==> flow/design.v <==
module UART_Tx
(
   input       i_Clock		,
   input       i_Reset		,	 
   input       i_TX_DV		,
   input [7:0] i_TX_Byte	,
   output reg  o_TX_Serial	,
   output      o_TX_Done
 );
  parameter CLKS_PER_BIT =       5;
  parameter IDLE         =  3'b000;
  parameter TX_START_BIT =  3'b001;
  parameter TX_DATA_BITS =  3'b010;
  parameter TX_STOP_BIT  =  3'b011;
  parameter CLEANUP      =  3'b100;
  reg [ 2:0] r_SM_Main     ;
  reg [12:0] r_Clock_Count ;
  reg [ 2:0] r_Bit_Index   ;
  reg [ 7:0] r_TX_Data     ;
  reg        r_TX_Done     ;
  reg        r_TX_Active   ;
  always @(posedge i_Clock)
  begin
    if (i_Reset)
    begin
      r_SM_Main     <= IDLE;
      r_Clock_Count <= 0;
      r_Bit_Index   <= 0;
      r_TX_Data     <= 0;
      r_TX_Done     <= 1'b0;
      r_TX_Active   <= 1'b0;
      o_TX_Serial   <= 1'b1;
    end
    else
    case (r_SM_Main)
      IDLE :
        begin
          o_TX_Serial   <= 1'b1;          
          r_TX_Done     <= 1'b0;
          r_Clock_Count <= 0;
          r_Bit_Index   <= 0;
          if (i_TX_DV)
          begin
            r_TX_Active <= 1'b1;
            r_TX_Data   <= i_TX_Byte;
            r_SM_Main   <= TX_START_BIT;
          end
          else
            r_SM_Main <= IDLE;
        end  
      TX_START_BIT :
        begin
          o_TX_Serial <= 1'b0;
          if (r_Clock_Count < CLKS_PER_BIT-1)
          begin
            r_Clock_Count <= r_Clock_Count + 1;
            r_SM_Main     <= TX_START_BIT;
          end
          else
          begin
            r_Clock_Count <= 0;
            r_SM_Main     <= TX_DATA_BITS;
          end
        end  
      TX_DATA_BITS :
        begin
          o_TX_Serial <= r_TX_Data[r_Bit_Index];
          if (r_Clock_Count < CLKS_PER_BIT-1)
          begin
            r_Clock_Count <= r_Clock_Count + 1;
            r_SM_Main     <= TX_DATA_BITS;
          end
          else
          begin
            r_Clock_Count <= 0;
            if (r_Bit_Index < 7)
            begin
              r_Bit_Index <= r_Bit_Index + 1;
              r_SM_Main   <= TX_DATA_BITS;
            end
            else
            begin
              r_Bit_Index <= 0;
              r_SM_Main   <= TX_STOP_BIT;
            end
          end
        end  
      TX_STOP_BIT :
        begin
          o_TX_Serial <= 1'b1;
          if (r_Clock_Count < CLKS_PER_BIT-1)
          begin
            r_Clock_Count <= r_Clock_Count + 1;
            r_SM_Main     <= TX_STOP_BIT;
          end
          else
          begin
            r_TX_Done     <= 1'b1;
            r_Clock_Count <= 0;
            r_SM_Main     <= CLEANUP;
            r_TX_Active   <= 1'b0;
          end
        end  
      CLEANUP :
        begin
          r_TX_Done <= 1'b1;
          r_SM_Main <= IDLE;
        end
      default :
        r_SM_Main <= IDLE;
    endcase
  end
  assign o_TX_Done   = r_TX_Done;
endmodule
module hcsr04
(
	input  					clk			,
	input  					rst			,	 
	input  					echoPin		,	 
	output reg 				trigPin		,	 
	output wire [11:0]	o_distance	, 	 
	output reg 				M_end				 
);
localparam [11:0] TRIG_LEN    = 12'd5;      
localparam [11:0] PERIOD      = 12'd3000;   
localparam [11:0] COUNTER_1CM = 12'd4;      
reg [11:0] 	counter			 ;  
reg [11:0]	echoHighCounter ;  
reg [11:0]  distance;
reg [11:0]  cnt_n;
reg [11:0]  dist_n;
reg         mend_n;
always@(posedge clk)
begin
	if (rst)
	begin
		counter         <= 0;
		echoHighCounter <= 0;
		distance        <= 0;
		M_end           <= 0;
		trigPin         <= 0;
	end
	else
	begin
		cnt_n  = counter + 1;
		dist_n = distance;
		mend_n = M_end;
		if(cnt_n <= TRIG_LEN)
			trigPin <= 1;
		else
			trigPin <= 0;
		if(echoPin)
			echoHighCounter <= echoHighCounter + 1;
		else
		begin
			if(echoHighCounter!=0)
			begin
				dist_n = echoHighCounter;
				echoHighCounter <= 0;
				if(dist_n >= 5*COUNTER_1CM && dist_n <= 180*COUNTER_1CM) mend_n = 1;
				else mend_n = 0;
			end
		end
		if(cnt_n == PERIOD)
		begin
			cnt_n  = 0;
			mend_n = 0;
		end
		counter  <= cnt_n;
		distance <= dist_n;
		M_end    <= mend_n;
	end
end
assign o_distance = distance;
endmodule
module PWM_generator
(
	input 					clk	,
	input 					rst	,	 
	input  		[27:0] 	duty	,	 
	output reg 	[ 3:0] 	IN			 
);
reg [12:0] counter;
reg [12:0] cnt_n;
always@(posedge clk)
begin
	if (rst)
	begin
		counter <= 0;
		IN      <= 4'b0000;
	end
	else
	begin
		cnt_n = counter + 1;
		if(cnt_n <= 62*duty[6:0])
			IN[0] <= 1;
		else
			IN[0] <= 0;
		if(cnt_n <= 62*duty[13:7])
			IN[1] <= 1;
		else
			IN[1] <= 0;
		if(cnt_n <= 62*duty[20:14])
			IN[2] <= 1;
		else
			IN[2] <= 0;
		if(cnt_n <= 62*duty[27:21])
			IN[3] <= 1;
		else
			IN[3] <= 0;
		if(cnt_n == 6200)
			counter <= 0;
		else
			counter <= cnt_n;
	end
end
endmodule
module algoritamKretanja
(
	input 				clk,
	input 				rst,		 
	input 		 [11:0] USR,		 
	input 		 [11:0]	USL,		 
	input 		 [11:0]	USM,		 
	input 				endR,		 
	input 				endL,		 
	input 				endM,		 
	output 	reg			TxEnable,	 
	output 	reg [ 7:0] 	TxData,		 
	output 	reg [27:0]	duty,		 
	output 	reg led,
	output 	reg buzzer
);
localparam [16:0] IDLE_WAIT     = 17'd50000;    
localparam [16:0] SENDINIT_WAIT = 17'd105;      
localparam [ 6:0] SENDINIT_MSG2 = 7'd100;       
localparam [ 6:0] SENDINIT_END  = 7'd101;
localparam [16:0] WAIT_LEFT     = 17'd3001;     
localparam [11:0] SEND_PERIOD   = 12'd3000;     
localparam [16:0] straight      = 17'd70500;    
localparam [16:0] turningTime   = 17'd55000;    
localparam [16:0] pause         = 17'd50000;    
localparam [16:0] turnTime      = 17'd80000;    
localparam [16:0] END_BLINK     = 17'd25000;    
localparam [ 5:0] numberOfMeasures = 6'd32;     
localparam        SHIFT         = 2;            
reg [16:0] 	statesCounter 	 ;	 
reg [11:0] 	counterSending 	 ;	 
reg [ 6:0] 	countSendingINIT ;	 
reg [16:0]  countSendingTurns;	 
reg [ 7:0] distanceL ;
reg [ 7:0] distanceD ;
reg [ 7:0] distanceS ;
reg [ 7:0]  initS	 ;		 
reg 		initEnd	 ;		 
reg [ 5:0]  NMeasures;		 
reg [13:0]	sum		 ;		 
reg [ 2:0] 	STATE;
parameter IDLE 				= 3'b000;
parameter INIT 				= 3'b001;
parameter sendingINIT 		= 3'b010;
parameter STRAIGHT 			= 3'b011;
parameter turningRIGHT 		= 3'b100;
parameter turningLEFT		= 3'b101;
parameter TURN 				= 3'b110;
parameter END 				= 3'b111;
parameter initialization 	= 3'd1;
parameter turnedRight 		= 3'd2;
parameter turnedLeft 		= 3'd3;
parameter turned 			= 3'd4;
reg [7:0] turns;	 
reg [7:0] turning;	 
reg [2:0] index;	 
wire rightBigger;
wire leftBigger;
wire centralSmaller9;
wire centralBigger43;
assign rightBigger = distanceD > 21;
assign leftBigger = distanceL > 21;
assign centralBigger43 = distanceS > 43;
assign centralSmaller9 = distanceS <= 9;
reg endR_q, endL_q, endM_q;
reg [ 5:0] nm_n;
reg [ 7:0] ds_n;
reg [13:0] sum_n;
always@(posedge clk)
begin
	if (rst)
	begin
		endR_q    <= 0;
		endL_q    <= 0;
		endM_q    <= 0;
		distanceD <= 0;
		distanceL <= 0;
		distanceS <= 0;
		NMeasures <= 0;
		sum       <= 0;
		initS     <= 0;
		initEnd   <= 0;
	end
	else
	begin
		endR_q <= endR;
		endL_q <= endL;
		endM_q <= endM;
		if (endR && !endR_q)
			distanceD <= USR >> SHIFT;
		if (endL && !endL_q)
			distanceL <= USL >> SHIFT;
		if (endM && !endM_q)
		begin
			if(STATE == INIT)
			begin
				nm_n  = NMeasures + 1;
				ds_n  = USM >> SHIFT;
				sum_n = sum + ds_n;
				NMeasures <= nm_n;
				distanceS <= ds_n;
				sum       <= sum_n;
				if(nm_n == numberOfMeasures)
				begin
					initS   <= sum_n >> 5;	 
					initEnd <= 1;
				end
			end
			else
			begin
				sum       <= 0;
				NMeasures <= 0;
				distanceS <= USM >> SHIFT;
				initEnd   <= 0;
			end
		end
	end
end
reg [16:0] sc_n;
reg [ 2:0] idx_n;
reg [ 7:0] turns_n;
reg [ 7:0] turning_n;
always@(posedge clk)
begin
	if (rst)
	begin
		STATE         <= IDLE;
		duty          <= 28'd0;
		statesCounter <= 0;
		index         <= 0;
		turns         <= 0;
		turning       <= 0;
		led           <= 0;
		buzzer        <= 0;
	end
	else
	begin
		sc_n      = statesCounter;
		idx_n     = index;
		turns_n   = turns;
		turning_n = turning;
		case(STATE)
			IDLE:
			begin
				sc_n = statesCounter + 1;
				duty <= {7'd0, 7'd0, 7'd0, 7'd0};
				if(sc_n == IDLE_WAIT)
				begin
					STATE <= INIT;
					sc_n  = 0;
				end
			end
			INIT:
			begin
				duty <= {7'd0, 7'd0, 7'd0, 7'd0};
				if(initEnd) STATE <= sendingINIT;
			end
			sendingINIT:
			begin
				duty <= {7'd0, 7'd0, 7'd0, 7'd0};
				sc_n = statesCounter + 1;
				if(statesCounter == SENDINIT_WAIT)
				begin
					STATE <= STRAIGHT;
					sc_n  = 0;
				end
			end
			STRAIGHT:
			begin
				if(turning[index]==0)
				begin
					if(!leftBigger && !rightBigger && !centralSmaller9) followLeft;
					else if(leftBigger && centralBigger43 && distanceD > 11 && !rightBigger) STATE <= END;
					else if(leftBigger || rightBigger)
					begin
						if(centralBigger43)		 
						begin
							idx_n = index + 1;
							turning_n[idx_n] = 0;
							turns_n[idx_n] = leftBigger ? 1'b0 : 1'b1;
						end
						STATE <= leftBigger ? turningLEFT : turningRIGHT;
					end
					else if(!leftBigger && !rightBigger && centralSmaller9)
						STATE <= TURN;
				end
				else	 
				begin
					case({rightBigger, leftBigger, centralBigger43})
						3'b110:
						begin
							idx_n = index - 1;
							if(turns[index] == 1)
								STATE <= turningRIGHT;
							else
								STATE <= turningLEFT;
						end
						3'b100: STATE <= turningRIGHT;
						3'b010:
						begin
							sc_n = statesCounter + 1;
							if(sc_n == WAIT_LEFT)
							begin
								STATE <= turningLEFT;
								sc_n  = 0;
							end
						end
						3'b000:
						begin
							if(centralSmaller9) STATE <= TURN;
						end
						3'b101, 3'b001: followLeft;
						3'b011: followRight;
						default: ;
					endcase
				end
			end
			turningLEFT:
			begin
				sc_n = statesCounter + 1;
				if(statesCounter <= straight)
					duty <= {7'd60, 7'd60, 7'd0, 7'd0};
				else if(statesCounter > straight && statesCounter < straight + turningTime)
					duty <= {7'd80, 7'd0, 7'd0, 7'd0};
				else if (statesCounter == straight + turningTime)
				begin
					sc_n  = 0;
					STATE <= IDLE;
					duty  <= {7'd0, 7'd0, 7'd0, 7'd0};
				end
			end
			turningRIGHT:
			begin
				sc_n = statesCounter + 1;
				if(statesCounter <= straight)
					duty <= {7'd60, 7'd60, 7'd0, 7'd0};
				else if(statesCounter > straight && statesCounter < straight + turningTime)
					duty <= {7'd0, 7'd80, 7'd0, 7'd0};
				else if (statesCounter == straight + turningTime)
				begin
					sc_n  = 0;
					STATE <= IDLE;
					duty  <= {7'd0, 7'd0, 7'd0, 7'd0};
				end
			end
			TURN:
			begin
				sc_n = statesCounter + 1;
				if(statesCounter <= pause)
					duty <= {7'd0, 7'd0, 7'd0, 7'd0};
				else if(statesCounter > pause && statesCounter < pause + turnTime)
					duty <= {7'd0, 7'd65, 7'd75, 7'd0};
				else if (statesCounter == pause + turnTime)
				begin
					sc_n  = 0;
					STATE <= IDLE;
					turning_n[index] = 1;
				end
			end
			END:
			begin
				duty <= {7'd0, 7'd0, 7'd0, 7'd0};
				sc_n = statesCounter + 1;
				if(statesCounter == END_BLINK)
				begin
					led    <= !led;
					buzzer <= !buzzer;
					sc_n   = 0;
				end
			end
			default:
				STATE <= IDLE;
		endcase
		statesCounter <= sc_n;
		index         <= idx_n;
		turns         <= turns_n;
		turning       <= turning_n;
	end
end
task followLeft;
	begin
		if(distanceL == 11)	  duty <= {7'd55, 7'd55, 7'd0, 7'd0};
		if(distanceL < 11) 	  duty <= {7'd55, 7'd65, 7'd0, 7'd0};
		else if(distanceL > 11) duty <= {7'd65, 7'd55, 7'd0, 7'd0};
	end
endtask
task followRight;
	begin
		if(distanceD == 11)	  duty <= {7'd55, 7'd55, 7'd0, 7'd0};
		if(distanceD < 11) 	  duty <= {7'd65, 7'd55, 7'd0, 7'd0};
		else if(distanceD > 11) duty <= {7'd55, 7'd65, 7'd0, 7'd0};
	end
endtask
reg [ 6:0] csi_n;
reg [16:0] cst_n;
always@(posedge clk)
begin
	if (rst)
	begin
		TxEnable          <= 0;
		TxData            <= 0;
		counterSending    <= 0;
		countSendingINIT  <= 0;
		countSendingTurns <= 0;
	end
	else
	case(STATE)
		sendingINIT:
		begin
			csi_n = countSendingINIT + 1;
			countSendingINIT <= csi_n;
			if(csi_n == 1)
			begin
				TxData 	<= initialization;
				TxEnable <= 1;
			end
			else if(csi_n == SENDINIT_MSG2)
			begin
				TxData 	<= initS;
				TxEnable <= 1;
			end
			else if(csi_n == SENDINIT_END)
			begin
				TxEnable 		 <= 0;
				counterSending	 <= 0;
			end
			else TxEnable <= 0;
		end
		STRAIGHT:
		begin
			countSendingTurns <= 0;
			if(counterSending == SEND_PERIOD)
			begin
				TxData 			 <= distanceS;
				TxEnable 		 <= 1;
				counterSending	 <= 0;
				countSendingINIT <= 0;
			end
			else
			begin
				counterSending <= counterSending + 1;
				TxEnable <= 0;
			end
		end
		turningLEFT, turningRIGHT:
		begin
			cst_n = countSendingTurns + 1;
			countSendingTurns <= cst_n;
			if(cst_n <= straight)	 
			begin
				if(counterSending == SEND_PERIOD)
				begin
					TxData 			<= distanceS;
					TxEnable 		<= 1;
					counterSending	<= 0;
				end
				else
				begin
					counterSending <= counterSending + 1;
					TxEnable <= 0;
				end
			end
			else
			begin
				if(TxData != ((STATE == turningLEFT) ? turnedLeft : turnedRight))	 
				begin
					TxData 	<= (STATE == turningLEFT) ? turnedLeft : turnedRight;
					TxEnable <= 1;
				end
				else TxEnable <= 0;
			end
		end
		TURN:
		begin
			if(TxData != turned)
			begin
				TxData 	<= turned;
				TxEnable <= 1;
			end
			else TxEnable <= 0;
		end
		default: ;
	endcase
end
endmodule
module labyrinth_car
(
	input  		 clk	,
	input  		 rst	,	 
	input  		 echoR,
	input  		 echoL,
	input  		 echoM,
	output 		 trigR,	 
	output 		 trigL,
	output 		 trigM,
	output 		 Tx	,
	output [3:0] motors_PWM,
	output 		 led,
	output 		 buzzer
);
wire [ 7:0] dataTransmit;
wire 			TxEnable 	;
wire [11:0] distanceR	;
wire [11:0] distanceL	;
wire [11:0] distanceM	;
wire 			endR 			;
wire 			endL			;
wire 			endM			;
wire [27:0]	duty			;
UART_Tx UART_Transmitter(
	.i_Clock(clk)        	,
	.i_Reset(rst)        	,
	.i_TX_DV(TxEnable)     	,
	.i_TX_Byte(dataTransmit),
	.o_TX_Serial(Tx) 		,
	.o_TX_Done()
);
algoritamKretanja AK
(
	.clk(clk)		,
	.rst(rst)		,
	.USR(distanceR),
	.USL(distanceL),
	.USM(distanceM),
	.endR(endR)		,
	.endL(endL)		,
	.endM(endM)		,
	.TxEnable(TxEnable)	,
	.TxData(dataTransmit),
	.duty(duty),
	.led(led),
	.buzzer(buzzer)
);
hcsr04 UltrasonicR
(
	.clk(clk)		,
	.rst(rst)		,
	.echoPin(echoR),
	.trigPin(trigR),
	.o_distance(distanceR),
	.M_end(endR)
);
hcsr04 UltrasonicL
(
	.clk(clk)		,
	.rst(rst)		,
	.echoPin(echoL),
	.trigPin(trigL),
	.o_distance(distanceL),
	.M_end(endL)
);
hcsr04 UltrasonicM
(
	.clk(clk)		,
	.rst(rst)		,
	.echoPin(echoM),
	.trigPin(trigM),
	.o_distance(distanceM),
	.M_end(endM)
);
PWM_generator PWM
(
	.clk(clk)	,
	.rst(rst)	,
	.duty(duty)	,
	.IN(motors_PWM)
);
endmodule
Tool chain data of labyrinth_car
Tool output for the design above, in the order of the flow.
Lines are those of the file above, counted from 1.
Library cell names are shortened.
Not given: --

set-up
  top module = labyrinth_car
  clock = clk
  library = sky130hd
  timing corner = tt_025C_1v80

After elaboration
Source: Yosys, flattened and elaborated, memories not mapped. Widths are those after wreduce. Registers that Yosys merges into a memory's read port (data or address) are not register bits. Print and check cells do not count.

cells by class
  reductions and logical operators = 69
  shift-type cells = 8
  $mul = 4
  magnitude comparators = 30
  equality and inequality tests = 74
  bitwise logic cells = 15
  $add $sub $neg = 19
  multiplexer cells = 129

operators by type and width
  kind                                                                           number
  28-bit two-way mux                                                             15
  5-bit by 7-bit multiplier with 12-bit output with constant A                   4
  17-bit two-way mux                                                             12
  8-bit two-way mux                                                              20
  28-bit parallel mux with 5-bit select                                          1
  12-bit two-way mux                                                             11
  13-bit by 32-bit <= comparator with 1-bit output                               4
  17-bit parallel mux with 6-bit select                                          1
  12-bit by 1-bit adder with 12-bit output with constant B                       7
  3-bit two-way mux                                                              27
  28-bit parallel mux with 2-bit select                                          1
  12-bit equality test with constant B                                           4
  12-bit by 10-bit <= comparator with 1-bit output with constant B               3
  12-bit by 3-bit <= comparator with 1-bit output with constant B                3
  12-bit by 5-bit greater-or-equal comparator with 1-bit output with constant B  3
  12-bit nonzero test                                                            3
  12-bit parallel mux with 3-bit select                                          1
  17-bit by 1-bit adder with 17-bit output with constant B                       2
  17-bit <= comparator with constant B                                           2
  17-bit < comparator with constant B                                            2
  17-bit equality test with constant B                                           2
  17-bit parallel mux with 2-bit select                                          1
  1-bit by 4-bit variable shift with 8-bit output with constant A                4
  8-bit parallel mux with 4-bit select                                           1
  13-bit by 1-bit adder with 13-bit output with constant B                       2
  13-bit parallel mux with 2-bit select                                          1
  2-bit by 1-bit inequality test with 1-bit output with constant B               12
  2-bit inequality test with constant B                                          12

Other operator kinds: 77; their cells: 187.

bit counts
  input bits = 5
  cells after elaboration = 396
  register bits = 323
  output and inout bits = 10

Longest topological paths
Longest topological path by Yosys (ltp), each cell counted once; first at word level (registers and memories cut), then after technology mapping (sequential cells cut; the memories' decode and read muxes count).

logic depth
  word-level depth = 12
  ABC_AREA = 0
  gate-level depth with buffers = 23
  gate-level depth less buffers = 23

Synthesis result
Source: synth_stat.txt of the flow (Yosys; design flattened, memories mapped). It holds for the ABC_AREA given above (unset counts as 0); a run with the other value may have another netlist.

cells by type
  cell type  number  area in all (um^2)
  dfxtp_1    323     6.47E+03
  ha_1       166     2.08E+03
  fa_1       57      1.14E+03
  nor2_1     269     1.01E+03
  a21oi_1    187     935.898
  nand2_1    236     885.85
  xnor2_1    80      700.672
  inv_1      168     630.605
  nand3_1    112     560.538
  xor2_1     53      464.195
  mux2i_1    41      410.394
  o21ai_0    66      330.317
  clkbuf_1   81      304.042
  and3_1     41      256.496
  nand4_1    38      237.728
  nor3_1     47      235.226
  a21o_1     29      217.709
  o21a_1     26      195.187

Other cell types: 80; their cells: 433.

synthesis totals
  buffers = 117
  mapped flip-flops = 323
  mapped cells = 2453
  sequential part of the area = 6466.2 um^2
  cell area after synthesis = 20458.4 um^2

The figures by module come from a second, unflattened synthesis with its own total; it is not the netlist above.

second synthesis, totals
  cell total of the unflattened synthesis = 2631
  area (unflattened synthesis) = 22097.4 um^2

Each row is one instance without its submodules.

by module
  module             seq. area (um^2)  area (um^2)  cells  instances
  algoritamKretanja  3483.3            9869.5       1217   1
  hcsr04             760.7             1883.1       224    3
  PWM_generator      340.3             5253.8       598    1
  UART_Tx            620.6             1325.0       144    1
  labyrinth_car      0.0               0.0          0      1

Path before layout
Path of least setup slack by OpenSTA after synthesis, without wires, with an ideal clock, recovery checks aside; 20% of the period is set as input and as output delay. Where synthesis merged equal registers, the netlist keeps one of their names.

path after synthesis
  kind = reg2reg
  start point = register AK.duty[2]
  end point = register PWM.IN[0]
  buffers on the path = 0
  arrival time = 4508 ps
  launch time at the first pin = 0 ps
  setup time = 86 ps
  data required time = 9914 ps
  driving pins on the path = 22
  slack = 5406 ps
  path delay = 4594 ps
  period = 10000 ps
  synthesis period reached = 4594 ps

"path delay" = arrival - input delay + setup time.
"driving pins on the path": output pins that drive a net of the path, with the launching flip-flop's if there is one; two outputs of one cell count as two.
"synthesis period reached" is the clock period less the worst setup slack; recovery checks do not enter. This is arithmetic on one report: input and output delays are still those of the set period (20% each).
Between the ends stands the longest chain of elaborated cells between them, by number of cells; it is not shown to be the way that was timed. Of several equally long chains one is given.
A line is the first line of the expression or statement that the cell stems from. Yosys adds cells for indexed reads and writes and turns some case tables into memories.
At most two assigning lines are given for a register; there are more.

on the way, after synthesis
  cells stage by stage = dfxtp_1 fa_1 fa_1 inv_1 fa_1 inv_1 ha_1 nor2b_1 o21ai_0 a21oi_1 o21ai_0 nand2b_1 a21o_1 a21oi_1 xor2_1 ha_1 and4_1 nand4_1 or3_1 nand2_1 a21oi_1 a211oi_1
  length of the longest elaborated chain = 3
  elaborated cells on any way between the ends = 3
  source lines of those cells = 1
  classes of those cells = 1 x mul; 1 x compare; 1 x mux

RTL lines, path after synthesis
  item                                              RTL line  source
  start: declaration                                230       output reg [27:0] duty,
  start: assignment                                 363       duty <= {7'd0, 7'd0, 7'd0, 7'd0};
  start: assignment                                 372       duty <= {7'd0, 7'd0, 7'd0, 7'd0};
  5-bit by 7-bit multiplier with 12-bit output      195       if(cnt_n <= 62*duty[6:0])
  13-bit by 32-bit <= comparator with 1-bit output  195
  1-bit two-way mux                                 195
  end: assignment                                   196       IN[0] <= 1;
  end: assignment                                   198       IN[0] <= 0;
  end: declaration                                  181       output reg [ 3:0] IN

Path in the finished layout
From the final timing report of flow run 2: the path of least setup slack in the routed layout; clock arrival at registers is part of the times.
The report prints the path's times to 10 ps; the period is as set.

path post-layout
  kind = reg2reg
  start point = register AK.duty[16]
  end point = register PWM.IN[2]
  buffers on the path = 0
  launch time at the first pin = 540 ps
  driving pins on the path = 24
  setup time = 90 ps
  slack = 2750 ps
  data required time = 8180 ps
  period = 7730 ps
  arrival time = 5440 ps

Between the ends stands the longest chain of elaborated cells between them, by number of cells; it is not shown to be the way that was timed. Of several equally long chains one is given.
At most two assigning lines are given for a register; there are more.

on the way, post-layout
  cells stage by stage = dfxtp_1 inv_1 fa_1 inv_1 fa_1 inv_1 fa_1 inv_1 ha_1 inv_1 nor2_1 nor2_1 o21bai_1 a21oi_1 o21bai_1 a21oi_1 xor2_1 ha_1 and4_1 nand4_1 or3_1 nand2_1 a21oi_1 a211oi_1
  length of the longest elaborated chain = 3
  elaborated cells on any way between the ends = 3
  source lines of those cells = 1
  classes of those cells = 1 x mul; 1 x compare; 1 x mux

RTL lines, path post-layout
  item                                              RTL line  source
  start: declaration                                230       output reg [27:0] duty,
  start: assignment                                 363       duty <= {7'd0, 7'd0, 7'd0, 7'd0};
  start: assignment                                 372       duty <= {7'd0, 7'd0, 7'd0, 7'd0};
  5-bit by 7-bit multiplier with 12-bit output      203       if(cnt_n <= 62*duty[20:14])
  13-bit by 32-bit <= comparator with 1-bit output  203
  1-bit two-way mux                                 203
  end: assignment                                   204       IN[2] <= 1;
  end: assignment                                   206       IN[2] <= 0;
  end: declaration                                  181       output reg [ 3:0] IN

Add stored flow runs of labyrinth_car

Below are 2 stored runs of the flow (Yosys, OpenROAD; platform sky130hd) on labyrinth_car, each with its settings and what was measured, unordered. Constraints: input delay and output delay 20% of the set period each, output load 0.01 pF.
"achieved clock period" = clock period - worst setup slack. The figure is calculated, with input and output delays left at 20% of the set period.
"power" is the tool's figure for a default switching activity; nothing was simulated.

Flow run 1
==> flow/run.sh <==
#!/bin/bash
# the make line also repeats the synthesis and layout settings of config.mk as NAME=value (left out here)
make -C /OpenROAD-flow-scripts/flow DESIGN_CONFIG=/design/flow/config.mk WORK_HOME=/design/flow/orfs CLKGATE_MAP_FILE= finish
==> flow/config.mk <==
export PLATFORM = sky130hd
export DESIGN_NAME = labyrinth_car
export DESIGN_NICKNAME = labyrinth_car
export VERILOG_FILES = /design/flow/design.v
export SDC_FILE = /design/flow/constraint.sdc
export NUM_CORES = 4
export LEC_CHECK = 0
export CAP_MARGIN = 35
export CELL_PAD_IN_SITES_DETAIL_PLACEMENT = 1
export CELL_PAD_IN_SITES_GLOBAL_PLACEMENT = 3
export CORE_ASPECT_RATIO = 1.12
export CORE_MARGIN = 2
export CORE_UTILIZATION = 46
export GPL_TIMING_DRIVEN = 1
export PLACE_DENSITY_LB_ADDON = 0.15
export SLEW_MARGIN = 20
export TNS_END_PERCENT = 65
==> flow/constraint.sdc <==
create_clock -name core_clock -period 3.82 [get_ports {clk}]
set_input_delay 0.7640 -clock core_clock [delete_from_list [all_inputs] [get_ports {clk}]]
set_output_delay 0.7640 -clock core_clock [all_outputs]
set_load 0.01 [all_outputs]

==> results of flow run 1 <==
did not finish, placement stopped with FLW-0024

Flow run 2
==> flow/run.sh <==
#!/bin/bash
# the make line also repeats the synthesis and layout settings of config.mk as NAME=value (left out here)
make -C /OpenROAD-flow-scripts/flow DESIGN_CONFIG=/design/flow/config.mk WORK_HOME=/design/flow/orfs CLKGATE_MAP_FILE= finish
==> flow/config.mk <==
export PLATFORM = sky130hd
export DESIGN_NAME = labyrinth_car
export DESIGN_NICKNAME = labyrinth_car
export VERILOG_FILES = /design/flow/design.v
export SDC_FILE = /design/flow/constraint.sdc
export NUM_CORES = 4
export LEC_CHECK = 0
export ABC_AREA = 0
export CAP_MARGIN = 20
export CORE_MARGIN = 2
export CORE_UTILIZATION = 52
export GPL_ROUTABILITY_DRIVEN = 0
export PLACE_DENSITY_LB_ADDON = 0.01
export SLEW_MARGIN = 20
export TNS_END_PERCENT = 100
==> flow/constraint.sdc <==
create_clock -name core_clock -period 7.73 [get_ports {clk}]
set_input_delay 1.5460 -clock core_clock [delete_from_list [all_inputs] [get_ports {clk}]]
set_output_delay 1.5460 -clock core_clock [all_outputs]
set_load 0.01 [all_outputs]

==> results of flow run 2 <==
chip area after synthesis (Yosys): 20458.4 um^2
die area: 40945.5 um^2
standard-cell area of the final layout: 22156.2 um^2
utilization: 57.2%
worst setup slack after layout: 2747 ps
total negative slack: 0 ps
worst hold slack: 427 ps
power: 3678 uW
achieved clock period: 4983 ps
